==> flow/design.v <==
`timescale 1ns / 1ps
module ARM(
    input CLK,
    input RESET,
    input [31:0] InstrF,
    input [31:0] ReadData,
    output reg MemWriteM,
    output [31:0] PCF,
    output reg [31:0] ALUResultM,
    output [31:0] WriteData
    );
    reg [31:0] InstrD;
	reg[31:0] RD1E;
	wire [31:0] ResultW;
	wire [31:0] PC_Prev;
    wire WE3 ;
    wire [31:0] WD3 ;
    wire [31:0] R15 ;
    wire [31:0] RD1D ;
    wire [31:0] RD2D ;
    wire [1:0] ImmSrc ;
    wire [23:0] InstrImm ;
    wire [31:0] ExtImmD ;
    wire [3:0] Rd ;
    wire [1:0] Op ;
    wire [5:0] Funct ;
    wire MemtoRegD ;
    wire ALUSrcD ;
    wire [1:0] RegSrcD ;
    wire PCSD ;
    wire RegWD ;
    wire NoWriteD ;
    wire MemWD ;
    wire [1:0] FlagWD ;
    wire [3:0] CondD ;
    wire C_Flag ;
    wire [1:0] ShD ;
    reg [1:0] ShE;
    wire [4:0] Shamt5D ;
    wire [31:0] ShIn ;
    wire [31:0] ShOut ;
    wire [3:0] ALUControlD ;
    wire [3:0] ALUFlags ;
    wire WE_PC ;    
    wire [31:0] PC_IN ;
    reg PCSE;
    reg RegWE;
    reg MemWE;
    reg [1:0] FlagWE;
    reg NoWriteE;
    reg [3:0] ALUControlE;
    reg MemtoRegE;
    reg ALUSrcE;
    reg [3:0] CondE;
    reg [31:0] RD2E;
    reg [3:0] WA3E;
    reg [31:0] ExtImmE;
    reg [4:0] Shamt5E;
    wire RegWriteE;
    wire MemWriteE;
    wire FlushE;
    wire [31:0] SrcAE;
    wire [31:0] SrcBE;
    wire [1:0] ForwardAE;
    wire [1:0] ForwardBE;
    wire [31:0] WriteDataE;
    wire [31:0] ALUResultE;    
    wire PCSrcE;
    reg PCSrcM;
    reg RegWriteM;
    reg MemtoRegM;
    reg [3:0] WA3M;
    reg [31:0] WriteDataM;
    wire ForwardM;
    reg PCSrcW;
    reg RegWriteW;
    reg MemtoRegW;
    reg [31:0] ReadDataW;
    reg [31:0] ALUResultW;
    reg [3:0] WA3W;
    wire StallF;
    wire FlushD;
    wire StallD;
    reg [31:0] PCD;
    reg [31:0] PCE;
    wire [31:0] PCPlus4F;
    reg [31:0] PCPlus4D;
    reg [31:0] PCPlus4E;
    wire WE_PrALUResult;
    wire WE_PrPCSrc;
    wire BranchAcceptD = 1'b0;
    wire [3:0] RA1D;
    wire [3:0] RA2D;
    reg [3:0] RA1E;
    reg [3:0] RA2E;
    reg [3:0] RA2M;
    wire FlushD_H;
    wire FlushE_H;
    always @ (posedge CLK) begin
        if (RESET || FlushD) begin
            InstrD <= 1'b0;
            PCD <= 1'b0;
            PCPlus4D <= 1'b0;
        end
        else if (!StallD) begin
            InstrD <= InstrF;
            PCD <= PCF;
            PCPlus4D <= PCPlus4F;
        end
    end 
    always @ (posedge CLK) begin
        if (RESET || FlushE) begin
            PCSE <= 1'b0;
            RegWE <= 1'b0;
            MemWE <= 1'b0;
            FlagWE <= 1'b0;
            NoWriteE <= 1'b0;
            ALUControlE <= 1'b0;
            MemtoRegE <= 1'b0;
            ALUSrcE <= 1'b0;
            CondE <= 1'b0;
            ShE <= 1'b0;
            RD1E <= 1'b0;
            RD2E <= 1'b0;
            WA3E <= 1'b0;
            ExtImmE <= 1'b0;
            RA1E <= 1'b0;
            RA2E <= 1'b0;
            Shamt5E <= 1'b0;
            PCE <= 1'b0;
            PCPlus4E <= 1'b0;
        end
        else begin    
            ShE <= ShD;
            PCSE <= PCSD;
            RegWE <= RegWD;
            MemWE <= MemWD;
            FlagWE <= FlagWD;
            NoWriteE <= NoWriteD;
            ALUControlE <= ALUControlD;
            MemtoRegE <= MemtoRegD;
            ALUSrcE <= ALUSrcD;
            CondE <= CondD;
            RD1E <= RD1D;
            RD2E <= RD2D;
            WA3E <= InstrD[15:12];
            ExtImmE <= ExtImmD;
            RA1E <= RA1D;
            RA2E <= RA2D;
            Shamt5E <= Shamt5D;
            PCE <= PCD;
            PCPlus4E <= PCPlus4D;
        end
    end
    assign SrcAE = 
        ForwardAE == 2'b00 ? RD1E:
        ForwardAE == 2'b01 ? ResultW:
        ForwardAE == 2'b10 ? ALUResultM:
        1'b0;
    assign ShIn = 
        ForwardBE == 2'b00 ? RD2E:
        ForwardBE == 2'b01 ? ResultW:
        ForwardBE == 2'b10 ? ALUResultM:
        1'b0;
    assign WriteDataE = ShIn;    
    assign SrcBE = 
        ALUSrcE == 1'b0 ? ShOut: 
        ExtImmE;
    assign InstrImm = InstrD[23:0];
    assign Shamt5D = InstrD[11:7]; 
    assign ShD = InstrD[6:5];
    always @ (posedge CLK) begin
        if (RESET) begin
            RegWriteM <= 1'b0;
            MemWriteM <= 1'b0;
            MemtoRegM <= 1'b0;
        end
        else begin
            RegWriteM <= RegWriteE;
            MemWriteM <= MemWriteE;
            MemtoRegM <= MemtoRegE;
        end
        ALUResultM <= ALUResultE;
        WriteDataM <= WriteDataE;
        WA3M <= WA3E;
        RA2M <= RA2E;
    end
    always @ (posedge CLK) begin
        if (RESET) begin
            RegWriteW <= 1'b0;
            MemtoRegW <= 1'b0;
        end
        else begin
            RegWriteW <= RegWriteM;
            MemtoRegW <= MemtoRegM;
        end
        ReadDataW <= ReadData;
        ALUResultW <= ALUResultM;
        WA3W <= WA3M;
    end
    assign ResultW = (MemtoRegW == 1'b1) ? ReadDataW : ALUResultW;
    assign WE_PC = !StallF ;  
    RegFile RegFile1( 
                    CLK,
                    WE3,
                    RA1D,
                    RA2D,
                    WA3W,
                    WD3,
                    R15,
                    RD1D,
                    RD2D     
                );
    Extend Extend1(
                    ImmSrc,
                    InstrImm,
                    ExtImmD
                );
    Decoder Decoder1(
                    Rd,
                    Op,
                    Funct,
                    PCSD,
                    RegWD,
                    MemWD,
                    MemtoRegD,
                    ALUSrcD,
                    ImmSrc,
                    RegSrcD,
                    NoWriteD,
                    ALUControlD,
                    FlagWD
                );
    CondLogic CondLogic1(
                    CLK,
                    PCSE,
                    RegWE,
                    NoWriteE,
                    MemWE,
                    FlagWE,
                    CondE,
                    ALUFlags,
                    C_Flag,
                    PCSrcE,
                    RegWriteE,
                    MemWriteE,
                    RESET
                );
    Shifter Shifter1(
                    ShE,
                    Shamt5E,
                    ShIn,
                    ShOut
                );
    ALU ALU1(
                    SrcAE,
                    SrcBE,
                    ALUControlE,
                    C_Flag,
                    ALUResultE,
                    ALUFlags
                );           
    hazard_logic hazard_logic1(
                    RA1E,
                    RA2E,
                    RA1D,
                    RA2D,
                    WA3E,
                    MemtoRegE,
                    RegWriteE,
                    RegWriteM,
                    RegWriteW,
                    WA3M,
                    WA3W,
                    RA2M,
                    MemWriteM,
                    MemtoRegW,
                    PCSrcE,
                    MemtoRegD,
                    FlushD_H,
                    StallF,
                    StallD,
                    FlushE_H,
                    ForwardAE,
                    ForwardBE,
                    ForwardM
    );
    assign PCPlus4F = PCF + 3'b100;
    ProgramCounter ProgramCounter1(
                    CLK,
                    RESET,
                    WE_PC,    
                    PC_IN,
                    PCF  
                );                      
    assign CondD = InstrD[31:28];
    assign Op = InstrD[27:26];
    assign Funct = InstrD[25:20];
    assign Rd = InstrD[15:12];
    assign RA1D = RegSrcD[0] == 1'b0 ? InstrD[19:16] : 4'b1111;
    assign RA2D = RegSrcD[1] == 1'b0 ? InstrD[3:0] : InstrD[15:12];
    assign WD3 = ResultW;
    assign WE3 = RegWriteW;
    assign R15 = (BranchAcceptD) ? PCPlus4D + 3'b100 : PCPlus4F;
    assign WriteData = 
        ForwardM == 1'b0 ? WriteDataM :
        ResultW;   
    assign FlushD = FlushD_H;
    assign FlushE = FlushE_H;
    assign PC_IN = (!PCSrcE == 1'b0) ? ALUResultE : PCPlus4F ;
    assign PC_Prev = PC_IN;
endmodule
`timescale 1ns / 1ps
module RegFile(
    input         CLK,
    input         WE3,
    input  [3:0]  A1,
    input  [3:0]  A2,
    input  [3:0]  A3,
    input  [31:0] WD3,
    input  [31:0] R15,
    output [31:0] RD1,
    output [31:0] RD2
    );
    reg [31:0] RegBank [0:14];
    always @(posedge CLK) begin
        if (WE3 && A3 != 4'b1111)
            RegBank[A3] <= WD3;
    end
    assign RD1 = (A1 == 4'b1111) ? R15 :
                 (WE3 && A1 == A3) ? WD3 : RegBank[A1];
    assign RD2 = (A2 == 4'b1111) ? R15 :
                 (WE3 && A2 == A3) ? WD3 : RegBank[A2];
endmodule
`timescale 1ns / 1ps
module Extend(
    input      [1:0]  ImmSrc,
    input      [23:0] InstrImm,
    output reg [31:0] ExtImm
    );
    always @(*) begin
        case (ImmSrc)
            2'b00:   ExtImm = {24'b0, InstrImm[7:0]};                        
            2'b01:   ExtImm = {20'b0, InstrImm[11:0]};                       
            2'b10:   ExtImm = {{6{InstrImm[23]}}, InstrImm[23:0], 2'b00};    
            default: ExtImm = 32'h00000000;
        endcase
    end
endmodule
`timescale 1ns / 1ps
module Decoder(
    input  [3:0] Rd,
    input  [1:0] Op,
    input  [5:0] Funct,
    output PCS,
    output RegW,
    output MemW,
    output MemtoReg,
    output ALUSrc,
    output [1:0] ImmSrc,
    output [1:0] RegSrc,
    output reg NoWrite,
    output reg [3:0] ALUControl,
    output reg [1:0] FlagW
    );
    wire [1:0] ALUOp;
    wire Branch;
    wire RegW_internal;
    assign Branch = (Op == 2'b10);
    assign MemtoReg = (Op == 2'b01);
    assign MemW = (Op == 2'b01 && Funct[0] == 1'b0);
    assign ALUSrc = (Op == 2'b00 && Funct[5] == 1'b0) ? 1'b0 : 1'b1;
    assign ImmSrc = (Op == 2'b00) ? 2'b00 :
                    (Op == 2'b01) ? 2'b01 : 2'b10;
    assign RegW_internal = ((Op == 2'b01 && Funct[0] == 1'b0) || (Op == 2'b10)) ? 1'b0 : 1'b1;
    assign RegW = RegW_internal;
    assign RegSrc[0] = (Op == 2'b10);
    assign RegSrc[1] = (Op == 2'b01 && Funct[0] == 1'b0);
    assign ALUOp = (Op == 2'b00) ? 2'b01 :
                   (Op == 2'b01 && Funct[3] == 1'b1) ? 2'b10 :
                   (Op == 2'b01 && Funct[3] == 1'b0) ? 2'b11 :
                   2'b00;
    assign PCS = ((Rd == 4'b1111 && RegW_internal) || Branch) ? 1'b1 : 1'b0;
    always @(*) begin
        NoWrite = 1'b0;
        ALUControl = 4'b0100;
        FlagW = 2'b00;
        if (ALUOp[1]) begin
            if (ALUOp[0]) ALUControl = 4'b0010;    
            else          ALUControl = 4'b0100;    
        end
        else if (ALUOp[0]) begin
            case (Funct[4:1])
                4'b0000: begin ALUControl = 4'b0000; FlagW = Funct[0] ? 2'b10 : 2'b00; end  
                4'b0001: begin ALUControl = 4'b0001; FlagW = Funct[0] ? 2'b10 : 2'b00; end  
                4'b0010: begin ALUControl = 4'b0010; FlagW = Funct[0] ? 2'b11 : 2'b00; end  
                4'b0011: begin ALUControl = 4'b0011; FlagW = Funct[0] ? 2'b11 : 2'b00; end  
                4'b0100: begin ALUControl = 4'b0100; FlagW = Funct[0] ? 2'b11 : 2'b00; end  
                4'b0101: begin ALUControl = 4'b0101; FlagW = Funct[0] ? 2'b11 : 2'b00; end  
                4'b0110: begin ALUControl = 4'b0110; FlagW = Funct[0] ? 2'b11 : 2'b00; end  
                4'b0111: begin ALUControl = 4'b0111; FlagW = Funct[0] ? 2'b11 : 2'b00; end  
                4'b1000: begin ALUControl = 4'b0000; FlagW = 2'b10; NoWrite = 1'b1; end     
                4'b1001: begin ALUControl = 4'b0001; FlagW = 2'b10; NoWrite = 1'b1; end     
                4'b1010: begin ALUControl = 4'b0010; FlagW = 2'b11; NoWrite = 1'b1; end     
                4'b1011: begin ALUControl = 4'b0100; FlagW = 2'b11; NoWrite = 1'b1; end     
                4'b1100: begin ALUControl = 4'b1100; FlagW = Funct[0] ? 2'b10 : 2'b00; end  
                4'b1101: begin ALUControl = 4'b1101; FlagW = 2'b10; end                     
                4'b1110: begin ALUControl = 4'b1110; FlagW = Funct[0] ? 2'b10 : 2'b00; end  
                default: begin ALUControl = 4'b1111; FlagW = Funct[0] ? 2'b10 : 2'b00; end  
            endcase
        end
    end
endmodule
`timescale 1ns / 1ps
module CondLogic(
    input        CLK,
    input        PCS,
    input        RegW,
    input        NoWrite,
    input        MemW,
    input  [1:0] FlagW,
    input  [3:0] Cond,
    input  [3:0] ALUFlags,
    output       C_Flag,
    output       PCSrc,
    output       RegWrite,
    output       MemWrite,
    input        RESET
    );
    reg CondEx;
    reg N, Z, C, V;
    wire [1:0] FlagWrite;
    always @(*) begin
        case (Cond)
            4'b0000: CondEx = Z;
            4'b0001: CondEx = ~Z;
            4'b0010: CondEx = C;
            4'b0011: CondEx = ~C;
            4'b0100: CondEx = N;
            4'b0101: CondEx = ~N;
            4'b0110: CondEx = V;
            4'b0111: CondEx = ~V;
            4'b1000: CondEx = ~Z & C;
            4'b1001: CondEx = Z | ~C;
            4'b1010: CondEx = ~(N ^ V);
            4'b1011: CondEx = N ^ V;
            4'b1100: CondEx = ~Z & ~(N ^ V);
            4'b1101: CondEx = Z | (N ^ V);
            4'b1110: CondEx = 1'b1;
            default: CondEx = 1'b0;    
        endcase
    end
    assign FlagWrite = FlagW & {2{CondEx}};
    assign PCSrc = PCS & CondEx;
    assign RegWrite = RegW & CondEx & ~NoWrite;
    assign MemWrite = MemW & CondEx;
    assign C_Flag = C;
    always @(posedge CLK) begin
        if (RESET) begin
            N <= 1'b0;
            Z <= 1'b0;
            C <= 1'b0;
            V <= 1'b0;
        end
        else begin
            if (FlagWrite[1]) begin
                N <= ALUFlags[3];
                Z <= ALUFlags[2];
            end
            if (FlagWrite[0]) begin
                C <= ALUFlags[1];
                V <= ALUFlags[0];
            end
        end
    end
endmodule
`timescale 1ns / 1ps
module Shifter(
    input      [1:0]  Sh,
    input      [4:0]  Shamt5,
    input      [31:0] ShIn,
    output reg [31:0] ShOut
    );
    always @(*) begin
        case (Sh)
            2'b00:   ShOut = ShIn << Shamt5;
            2'b01:   ShOut = ShIn >> Shamt5;
            2'b10:   ShOut = $signed(ShIn) >>> Shamt5;
            default: ShOut = (ShIn >> Shamt5) | (ShIn << (6'd32 - {1'b0, Shamt5}));
        endcase
    end
endmodule
`timescale 1ns / 1ps
module ALU(
    input  [31:0] Src_A,
    input  [31:0] Src_B,
    input  [3:0]  ALUControl,
    input         C_Flag,
    output [31:0] ALUResult,
    output [3:0]  ALUFlags
    );
    reg  [32:0] Src_A_comp;
    reg  [32:0] Src_B_comp;
    reg  [32:0] C_0;
    reg  [31:0] ALUResult_i;
    reg         V;
    wire [32:0] S_wider;
    wire N, Z, C;
    assign S_wider = Src_A_comp + Src_B_comp + C_0;
    always @(*) begin
        C_0 = 33'd0;
        Src_A_comp = {1'b0, Src_A};
        Src_B_comp = {1'b0, Src_B};
        ALUResult_i = Src_B;
        V = 1'b0;
        case (ALUControl)
            4'b0000: ALUResult_i = Src_A & Src_B;
            4'b0001: ALUResult_i = Src_A ^ Src_B;
            4'b0010: begin
                C_0[0] = 1'b1;
                Src_B_comp = {1'b0, ~Src_B};
                ALUResult_i = S_wider[31:0];
                V = (Src_A[31] ^ Src_B[31]) & ~(Src_B[31] ^ S_wider[31]);
            end
            4'b0011: begin
                C_0[0] = 1'b1;
                Src_A_comp = {1'b0, ~Src_A};
                ALUResult_i = S_wider[31:0];
            end
            4'b0100: begin
                ALUResult_i = S_wider[31:0];
                V = ~(Src_A[31] ^ Src_B[31]) & (Src_B[31] ^ S_wider[31]);
            end
            4'b0101: begin
                C_0[0] = 1'b1;
                ALUResult_i = S_wider[31:0];
                V = ~(Src_A[31] ^ Src_B[31]) & (Src_B[31] ^ S_wider[31]);
            end
            4'b0110: begin
                C_0 = C_Flag ? {33{1'b1}} : 33'd0;
                Src_B_comp = {1'b0, ~Src_B};
                ALUResult_i = S_wider[31:0];
                V = ~(Src_A[31] ^ Src_B[31]) & (Src_B[31] ^ S_wider[31]);
            end
            4'b0111: begin
                C_0 = C_Flag ? {33{1'b1}} : 33'd0;
                Src_A_comp = {1'b0, ~Src_A};
                ALUResult_i = S_wider[31:0];
                V = ~(Src_A[31] ^ Src_B[31]) & (Src_B[31] ^ S_wider[31]);
            end
            4'b1100: ALUResult_i = Src_A | Src_B;
            4'b1101: ALUResult_i = Src_B;
            4'b1110: ALUResult_i = Src_A & ~Src_B;
            4'b1111: ALUResult_i = ~Src_B;
            default: ALUResult_i = Src_B;    
        endcase
    end
    assign N = ALUResult_i[31];
    assign Z = (ALUResult_i == 32'h00000000);
    assign C = S_wider[32];
    assign ALUResult = ALUResult_i;
    assign ALUFlags = {N, Z, C, V};
endmodule
`timescale 1ns / 1ps
module hazard_logic(
    input  [3:0] RA1E,
    input  [3:0] RA2E,
    input  [3:0] RA1D,
    input  [3:0] RA2D,
    input  [3:0] WA3E,
    input        MemtoRegE,
    input        RegWriteE,
    input        RegWriteM,
    input        RegWriteW,
    input  [3:0] WA3M,
    input  [3:0] WA3W,
    input  [3:0] RA2M,
    input        MemWriteM,
    input        MemtoRegW,
    input        PCSrcE,
    input        MemtoRegD,
    output       FlushD,
    output       StallF,
    output       StallD,
    output       FlushE,
    output [1:0] ForwardAE,
    output [1:0] ForwardBE,
    output       ForwardM
    );
    wire Match_1E_M = (RA1E == WA3M);
    wire Match_2E_M = (RA2E == WA3M);
    wire Match_1E_W = (RA1E == WA3W);
    wire Match_2E_W = (RA2E == WA3W);
    wire Match_12_D_E;
    wire ldrstall;
    assign ForwardAE = (Match_1E_M && RegWriteM) ? 2'b10 :
                       (Match_1E_W && RegWriteW) ? 2'b01 : 2'b00;
    assign ForwardBE = (Match_2E_M && RegWriteM) ? 2'b10 :
                       (Match_2E_W && RegWriteW) ? 2'b01 : 2'b00;
    assign ForwardM = (RA2M == WA3W) && MemWriteM && MemtoRegW && RegWriteW;
    assign Match_12_D_E = (RA1D == WA3E) || ((RA2D == WA3E) && !MemtoRegD);
    assign ldrstall = Match_12_D_E && MemtoRegE && RegWriteE;
    assign StallF = ldrstall;
    assign StallD = ldrstall;
    assign FlushE = ldrstall || PCSrcE;
    assign FlushD = PCSrcE;
endmodule
`timescale 1ns / 1ps
module ProgramCounter(
    input             CLK,
    input             RESET,
    input             WE_PC,
    input      [31:0] PC_IN,
    output reg [31:0] PC
    );
    always @(posedge CLK) begin
        if (RESET)
            PC <= 32'h00000000;
        else if (WE_PC)
            PC <= PC_IN;
    end
endmodule
From RTL to reports: ARM
The steps from the RTL of ARM to its reports follow in flow order.
Lines are those of the file above, counted from 1.
Operators carry their Yosys type and port widths (W data, S select, Z words).
Library cell names are shortened.
A cell with n/a has no value.
Set-up
  top: ARM
  clock input: CLK
  cell library: sky130hd
  timing corner: tt_025C_1v80

Word level
Counts by Yosys on the flattened word-level netlist (proc, flatten, opt, wreduce; memories kept). Register bits leave out memories and registers merged into their read ports (data or address); mux counts leave out enables and synchronous resets folded into registers. Print and check cells are left out. Cells with the same type and inputs are merged into one.
Memory sizes are those after Yosys's memory passes, which may raise the word count (mostly to a power of two), join words into wider ones and drop unused or constant bits.
Bit counts
  register bits after elaboration: 344
  bits in writable memories: 480
  memory cells: 1
  input bits: 66
  output and inout port bits: 97
  cells after elaboration: 236
Memories
  RegFile1.RegBank: depth 15, width 32, read ports 2, wr ports 1, RTL line 325  | reg [31:0] RegBank [0:14];
Operators by class
  add/subtract/negate cells: 4
  equal/unequal tests: 61
  shift operators: 4
  mux-type cells: 49
  bitwise gates (word level): 33
  reductions and logical operators: 49
Operators by type and width (count)
  $mux W32: 18
  $pmux W32 S6: 1
  $pmux W32 S3: 2
  $eq A4 B4 Y1 const B: 20
  $and A32 B32 Y32: 2
  $or A32 B32 Y32: 2
  $not A32 Y32: 2
  $eq A4 B3 Y1 const B: 12
  $pmux W4 S11: 1
  $eq A4 B4 Y1: 9
  $add A32 B32 Y33: 1
  $add A33 B33 Y33: 1
  $mux W33: 1
  $add A32 B3 Y32 const B: 1
  $xor A32 B32 Y32: 1
  $shl A32 B5 Y32: 1
  $shr A32 B5 Y32: 1
  $sshr A32 B5 Y32: 1
  $shl A32 B6 Y32: 1
  $logic_not A32 Y1: 1
  $eq A4 B2 Y1 const B: 6
  $mux W4: 5
  $logic_and A1 B1 Y1: 18
  $mux W2: 9
  $reduce_or A2 Y1: 8
  $pmux W1 S15: 1
  $not A1 Y1: 12
  $eq A4 B1 Y1 const B: 3
Other operator kinds: 19; their cells: 59.

Logic depth
Longest topological path by Yosys (ltp), each cell counted once; first at word level (registers and memories cut), then after technology mapping (sequential cells cut; the memories' decode and read muxes count).
Depth
  depth after elaboration: 20
  ABC_AREA: 0
  mapped depth: 35
  gate-level depth less buffers: 29

Synthesis result
Source: synth_stat.txt of the flow (Yosys; design flattened, memories mapped). It holds for the ABC_AREA given above (unset counts as 0); a run with the other value may have another netlist.
Mapped netlist
  standard cells after synthesis: 5020
  chip area (Yosys): 46671.0 µm²
  area of sequential cells: 21320.4 µm²
  mapped flip-flops: 825
  buffer cells: 399
Cells by type (count)
  edfxtp_1: 480
  dfxtp_1: 345
  nand2_1: 860
  a21oi_1: 325
  nor2_1: 353
  mux4_2: 58
  o21ai_0: 256
  mux2i_1: 122
  clkbuf_1: 311
  nand3_1: 165
  ha_1: 65
  xnor2_1: 89
  a31oi_1: 119
  o22ai_1: 107
  a221oi_1: 76
  fa_1: 33
  nor3_1: 125
  a211oi_1: 82
Other cell types: 91; their cells: 1049.
By module: a second synthesis without flattening, with its own total; a netlist apart from the flattened one above.
Unflattened totals
  cells (unflattened synthesis): 4431
  area (unflattened synthesis): 48116.1 µm²
Rows give one instance, submodules left out.
By module
  RegFile: instances 1, cells 1502, area 23567.6 µm², seq. area 14413.8 µm²
  ARM: instances 1, cells 1183, area 11173.2 µm², seq. area 6165.9 µm²
  ALU: instances 1, cells 854, area 5834.3 µm², seq. area 0.0 µm²
  Shifter: instances 1, cells 618, area 5031.1 µm², seq. area 0.0 µm²
  ProgramCounter: instances 1, cells 103, area 1163.6 µm², seq. area 640.6 µm²
  CondLogic: instances 1, cells 54, area 494.2 µm², seq. area 80.1 µm²
  hazard_logic: instances 1, cells 51, area 375.4 µm², seq. area 0.0 µm²
  Extend: instances 1, cells 37, area 271.5 µm², seq. area 0.0 µm²
  Decoder: instances 1, cells 29, area 205.2 µm², seq. area 0.0 µm²

Timing after synthesis
OpenSTA on the mapped netlist: ideal clock, no wires. The path of least setup slack (recovery checks aside). Input and output delay are each 20% of the period. Register names are those of the netlist, which keeps one name where synthesis merged equal registers.
Timing after synthesis
  path type: register to register
  start: reg Shamt5E[0]
  end: reg CondLogic1.Z
  period: 9.0 ns
  library setup time: 0.059 ns
  launch time at the first pin: 0.000 ns
  arrival time: 7.698 ns
  required time: 8.941 ns
  setup slack: 1.243 ns
  delay of the path: 7.757 ns
  driving pins on the path: 34
  period reached after synthesis: 7.757 ns
"delay of the path" = arrival - input delay + setup time.
"driving pins on the path" counts driving pins, that of a launching flip-flop among them; a cell with two outputs on the path counts twice.
"period reached after synthesis" = period - worst setup slack (recovery checks aside). The figure is calculated, with input and output delays left at 20% of the set period.
The rows between start and end are the longest chain of elaborated cells between them; the timing report does not say that the signal goes this way. Where chains are equally long, one stands for them.
A line is the first line of the expression or statement that the cell stems from. Yosys adds cells for indexed reads and writes and turns some case tables into memories.
On the way, after synthesis
  cell sequence: dfxtp_1 -> buf_2 -> inv_2 -> buf_1 -> clkbuf_1 -> buf_1 -> ha_1 -> o21ai_0 -> nand2_1 -> buf_2 -> buf_4 -> o32ai_1 -> o211ai_1 -> a32oi_1 -> a221oi_1 -> or2_2 -> a31oi_1 -> xnor2_1 -> fa_1 -> ha_1 -> a21o_1 -> a21o_1 -> a221oi_1 -> o221ai_1 -> a221o_1 -> nand3_1 -> a41oi_1 -> a21o_1 -> a21oi_1 -> xnor2_1 -> a221o_1 -> nor4bb_1 -> nand4_1 -> nand2_1
  length of the longest elaborated chain: 11
  elaborated cells between the ends (all ways): 18
Ends and longest elaborated chain, after synthesis
  from (decl): RTL line 58  | reg [4:0] Shamt5E;
  from (assign): RTL line 129  | Shamt5E <= 1'b0;
  from (assign): RTL line 150  | Shamt5E <= Shamt5D;
  $sub A6 B5 Y6: RTL line 489  | default: ShOut = (ShIn >> Shamt5) | (ShIn << (6'd32 - {1'b0, Shamt5}));
  $shl A32 B6 Y32: RTL line 489
  $or A32 B32 Y32: RTL line 489
  $pmux W32 S3: RTL line 485  | case (Sh)
  $mux W32: RTL line 167  | ALUSrcE == 1'b0 ? ShOut:
  $not A32 Y32: RTL line 521  | Src_B_comp = {1'b0, ~Src_B};
  $mux W32: RTL line 516  | case (ALUControl)
  $add A32 B32 Y33: RTL line 509  | assign S_wider = Src_A_comp + Src_B_comp + C_0;
  $add A33 B33 Y33: RTL line 509
  $pmux W32 S6: RTL line 516
  $logic_not A32 Y1: RTL line 559  | assign Z = (ALUResult_i == 32'h00000000);
  to (assign): RTL line 461  | Z <= 1'b0;
  to (assign): RTL line 468  | Z <= ALUFlags[2];
  to (decl): RTL line 431  | reg N, Z, C, V;
Some nets on the timed path still bear RTL names; the line given drives or declares the net.
Nets with RTL names, path after synthesis (RTL line)
  ALU1.ALUResult[30]: 516

Path in the finished layout
Path of least setup slack in the final report of job 3 (OpenROAD, finished layout, wires in). Where an end is a register, its clock arrival counts in the times.
Timing post-layout
  path type: register to register
  start: reg RA2E[1]
  end: reg CondLogic1.Z
  period: 9.0 ns
  library setup time: 0.04 ns
  launch time at the first pin: 0.65 ns
  arrival time: 8.08 ns
  required time: 9.59 ns
  setup slack: 1.51 ns
  driving pins on the path: 32
The rows between start and end are the longest chain of elaborated cells between them; the timing report does not say that the signal goes this way. Where chains are equally long, one stands for them.
On the way, post-layout
  cell sequence: dfxtp_4 -> xor2_2 -> nor3_4 -> and2_4 -> buf_6 -> o31a_1 -> inv_2 -> mux4_2 -> nand4_1 -> o31ai_2 -> a211oi_2 -> buf_4 -> a31oi_4 -> buf_12 -> xnor2_4 -> fa_1 -> ha_4 -> a21o_1 -> a21o_1 -> a221oi_4 -> o221ai_2 -> a221o_1 -> nand3_2 -> a41oi_2 -> a21o_1 -> a21oi_2 -> xnor2_1 -> a221o_1 -> nor4bb_2 -> buf_4 -> nand4_1 -> nand2_1
  length of the longest elaborated chain: 18
  elaborated cells between the ends (all ways): 29
Ends and longest elaborated chain, post-layout
  from (decl): RTL line 95  | reg [3:0] RA2E;
  from (assign): RTL line 128  | RA2E <= 1'b0;
  from (assign): RTL line 149  | RA2E <= RA2D;
  $eq A4 B4 Y1: RTL line 593  | wire Match_2E_W = (RA2E == WA3W);
  $logic_and A1 B1 Y1: RTL line 599  | (Match_2E_W && RegWriteW) ? 2'b01 : 2'b00;
  $mux W1: RTL line 599
  $mux W2: RTL line 598  | assign ForwardBE = (Match_2E_M && RegWriteM) ? 2'b10 :
  $eq A2 B2 Y1: RTL line 163  | ForwardBE == 2'b10 ? ALUResultM:
  $mux W32: RTL line 163
  $mux W32: RTL line 162  | ForwardBE == 2'b01 ? ResultW:
  [4 not listed]
  $mux W32: RTL line 167  | ALUSrcE == 1'b0 ? ShOut:
  $not A32 Y32: RTL line 521  | Src_B_comp = {1'b0, ~Src_B};
  $mux W32: RTL line 516  | case (ALUControl)
  $add A32 B32 Y33: RTL line 509  | assign S_wider = Src_A_comp + Src_B_comp + C_0;
  $add A33 B33 Y33: RTL line 509
  $pmux W32 S6: RTL line 516
  $logic_not A32 Y1: RTL line 559  | assign Z = (ALUResult_i == 32'h00000000);
  to (assign): RTL line 461  | Z <= 1'b0;
  to (assign): RTL line 468  | Z <= ALUFlags[2];
  to (decl): RTL line 431  | reg N, Z, C, V;
Some nets on the timed path still bear RTL names; the line given drives or declares the net.
Nets with RTL names, path post-layout
  ShIn[26]: RTL line 161  | ForwardBE == 2'b00 ? RD2E:
  ALU1.ALUResult[30]: RTL line 516

==> runs of ARM <==
Measured data: module ARM, platform sky130hd, 5 stored runs of the flow under differing settings, order arbitrary. Input and output delays are each 20% of the period that was set; the output load is 0.01 pF.
By "achieved clock period (ns)" is meant the clock period of the run minus its worst setup slack. This is arithmetic on one report: input and output delays are still those of the set period (20% each).
"worst setup path time (ns)" = time allowed to the worst setup path (clock period - input delay - output delay, where it has them) - its slack; a late launch clock adds to it, a late capture clock takes from it.
By "finish__power__total" is meant OpenSTA's value without simulated activity: inputs other than the clock are taken to toggle once in ten clock periods, and the tool carries that through the logic.

settings of job 1
{
  "ABC_AREA": 0,
  "CELL_PAD_IN_SITES_DETAIL_PLACEMENT": 1,
  "CELL_PAD_IN_SITES_GLOBAL_PLACEMENT": 2,
  "CORE_UTILIZATION": 72,
  "CTS_CLUSTER_DIAMETER": 367,
  "CTS_CLUSTER_SIZE": 49,
  "GPL_ROUTABILITY_DRIVEN": 0,
  "GPL_TIMING_DRIVEN": 1,
  "HOLD_SLACK_MARGIN": 0.06,
  "PLACE_DENSITY_LB_ADDON": 0.22,
  "SETUP_SLACK_MARGIN": 3.26,
  "period_ns": 14.9,
  "CAP_MARGIN": 20,
  "CORE_MARGIN": 2,
  "SLEW_MARGIN": 20
}
report of job 1: did not finish, place, FLW-0024

settings of job 2
{
  "ABC_AREA": 1,
  "CELL_PAD_IN_SITES_DETAIL_PLACEMENT": 2,
  "CELL_PAD_IN_SITES_GLOBAL_PLACEMENT": 3,
  "CORE_ASPECT_RATIO": 1.44,
  "CORE_MARGIN": 10,
  "CORE_UTILIZATION": 68,
  "CTS_CLUSTER_DIAMETER": 397,
  "MAX_ROUTING_LAYER": "met5",
  "PLACE_DENSITY_LB_ADDON": 0.06,
  "TNS_END_PERCENT": 90,
  "period_ns": 14.4,
  "CAP_MARGIN": 20,
  "SLEW_MARGIN": 20
}
report of job 2: did not finish, place, FLW-0024

settings of job 3
{
  "CAP_MARGIN": 35,
  "CELL_PAD_IN_SITES_DETAIL_PLACEMENT": 1,
  "CELL_PAD_IN_SITES_GLOBAL_PLACEMENT": 3,
  "CORE_ASPECT_RATIO": 0.74,
  "CORE_MARGIN": 10,
  "CTS_CLUSTER_DIAMETER": 189,
  "CTS_CLUSTER_SIZE": 29,
  "GPL_ROUTABILITY_DRIVEN": 1,
  "MIN_ROUTING_LAYER": "met1",
  "PLACE_DENSITY_LB_ADDON": 0.08,
  "SETUP_SLACK_MARGIN": 1.82,
  "TNS_END_PERCENT": 30,
  "period_ns": 9.0,
  "CORE_UTILIZATION": 40,
  "SLEW_MARGIN": 20
}
report of job 3
yosys chip area after synthesis (um^2): 46671.0
finish__design__die__area: 130896.0
finish__design__instance__area__stdcell: 55743.5
finish__design__instance__utilization: 0.4830
finish__timing__setup__ws: 1.505
finish__timing__setup__tns: 0.000
finish__timing__hold__ws: 0.391
finish__power__total: 1.113e-02
achieved clock period (ns): 7.495
worst setup path time (ns): 7.49
worst setup path kind: register to register

settings of job 4
{
  "period_ns": 9.0,
  "CAP_MARGIN": 20,
  "CORE_MARGIN": 2,
  "CORE_UTILIZATION": 40,
  "SLEW_MARGIN": 20
}
report of job 4
yosys chip area after synthesis (um^2): 46671.0
finish__design__die__area: 119426.0
finish__design__instance__area__stdcell: 54029.3
finish__design__instance__utilization: 0.4662
finish__timing__setup__ws: 0.383
finish__timing__setup__tns: 0.000
finish__timing__hold__ws: 0.396
finish__power__total: 1.220e-02
achieved clock period (ns): 8.617
worst setup path time (ns): 8.62
worst setup path kind: register to register

settings of job 5
{
  "CAP_MARGIN": 35,
  "CTS_CLUSTER_DIAMETER": 189,
  "CTS_CLUSTER_SIZE": 71,
  "PLACE_DENSITY_LB_ADDON": 0.08,
  "SETUP_SLACK_MARGIN": 1.82,
  "TNS_END_PERCENT": 30,
  "period_ns": 9.0,
  "CORE_MARGIN": 2,
  "CORE_UTILIZATION": 40,
  "SLEW_MARGIN": 20
}
report of job 5
yosys chip area after synthesis (um^2): 46671.0
finish__design__die__area: 119426.0
finish__design__instance__area__stdcell: 54950.2
finish__design__instance__utilization: 0.4741
finish__timing__setup__ws: 1.657
finish__timing__setup__tns: 0.000
finish__timing__hold__ws: 0.389
finish__power__total: 1.047e-02
achieved clock period (ns): 7.343
worst setup path time (ns): 7.34
worst setup path kind: register to register
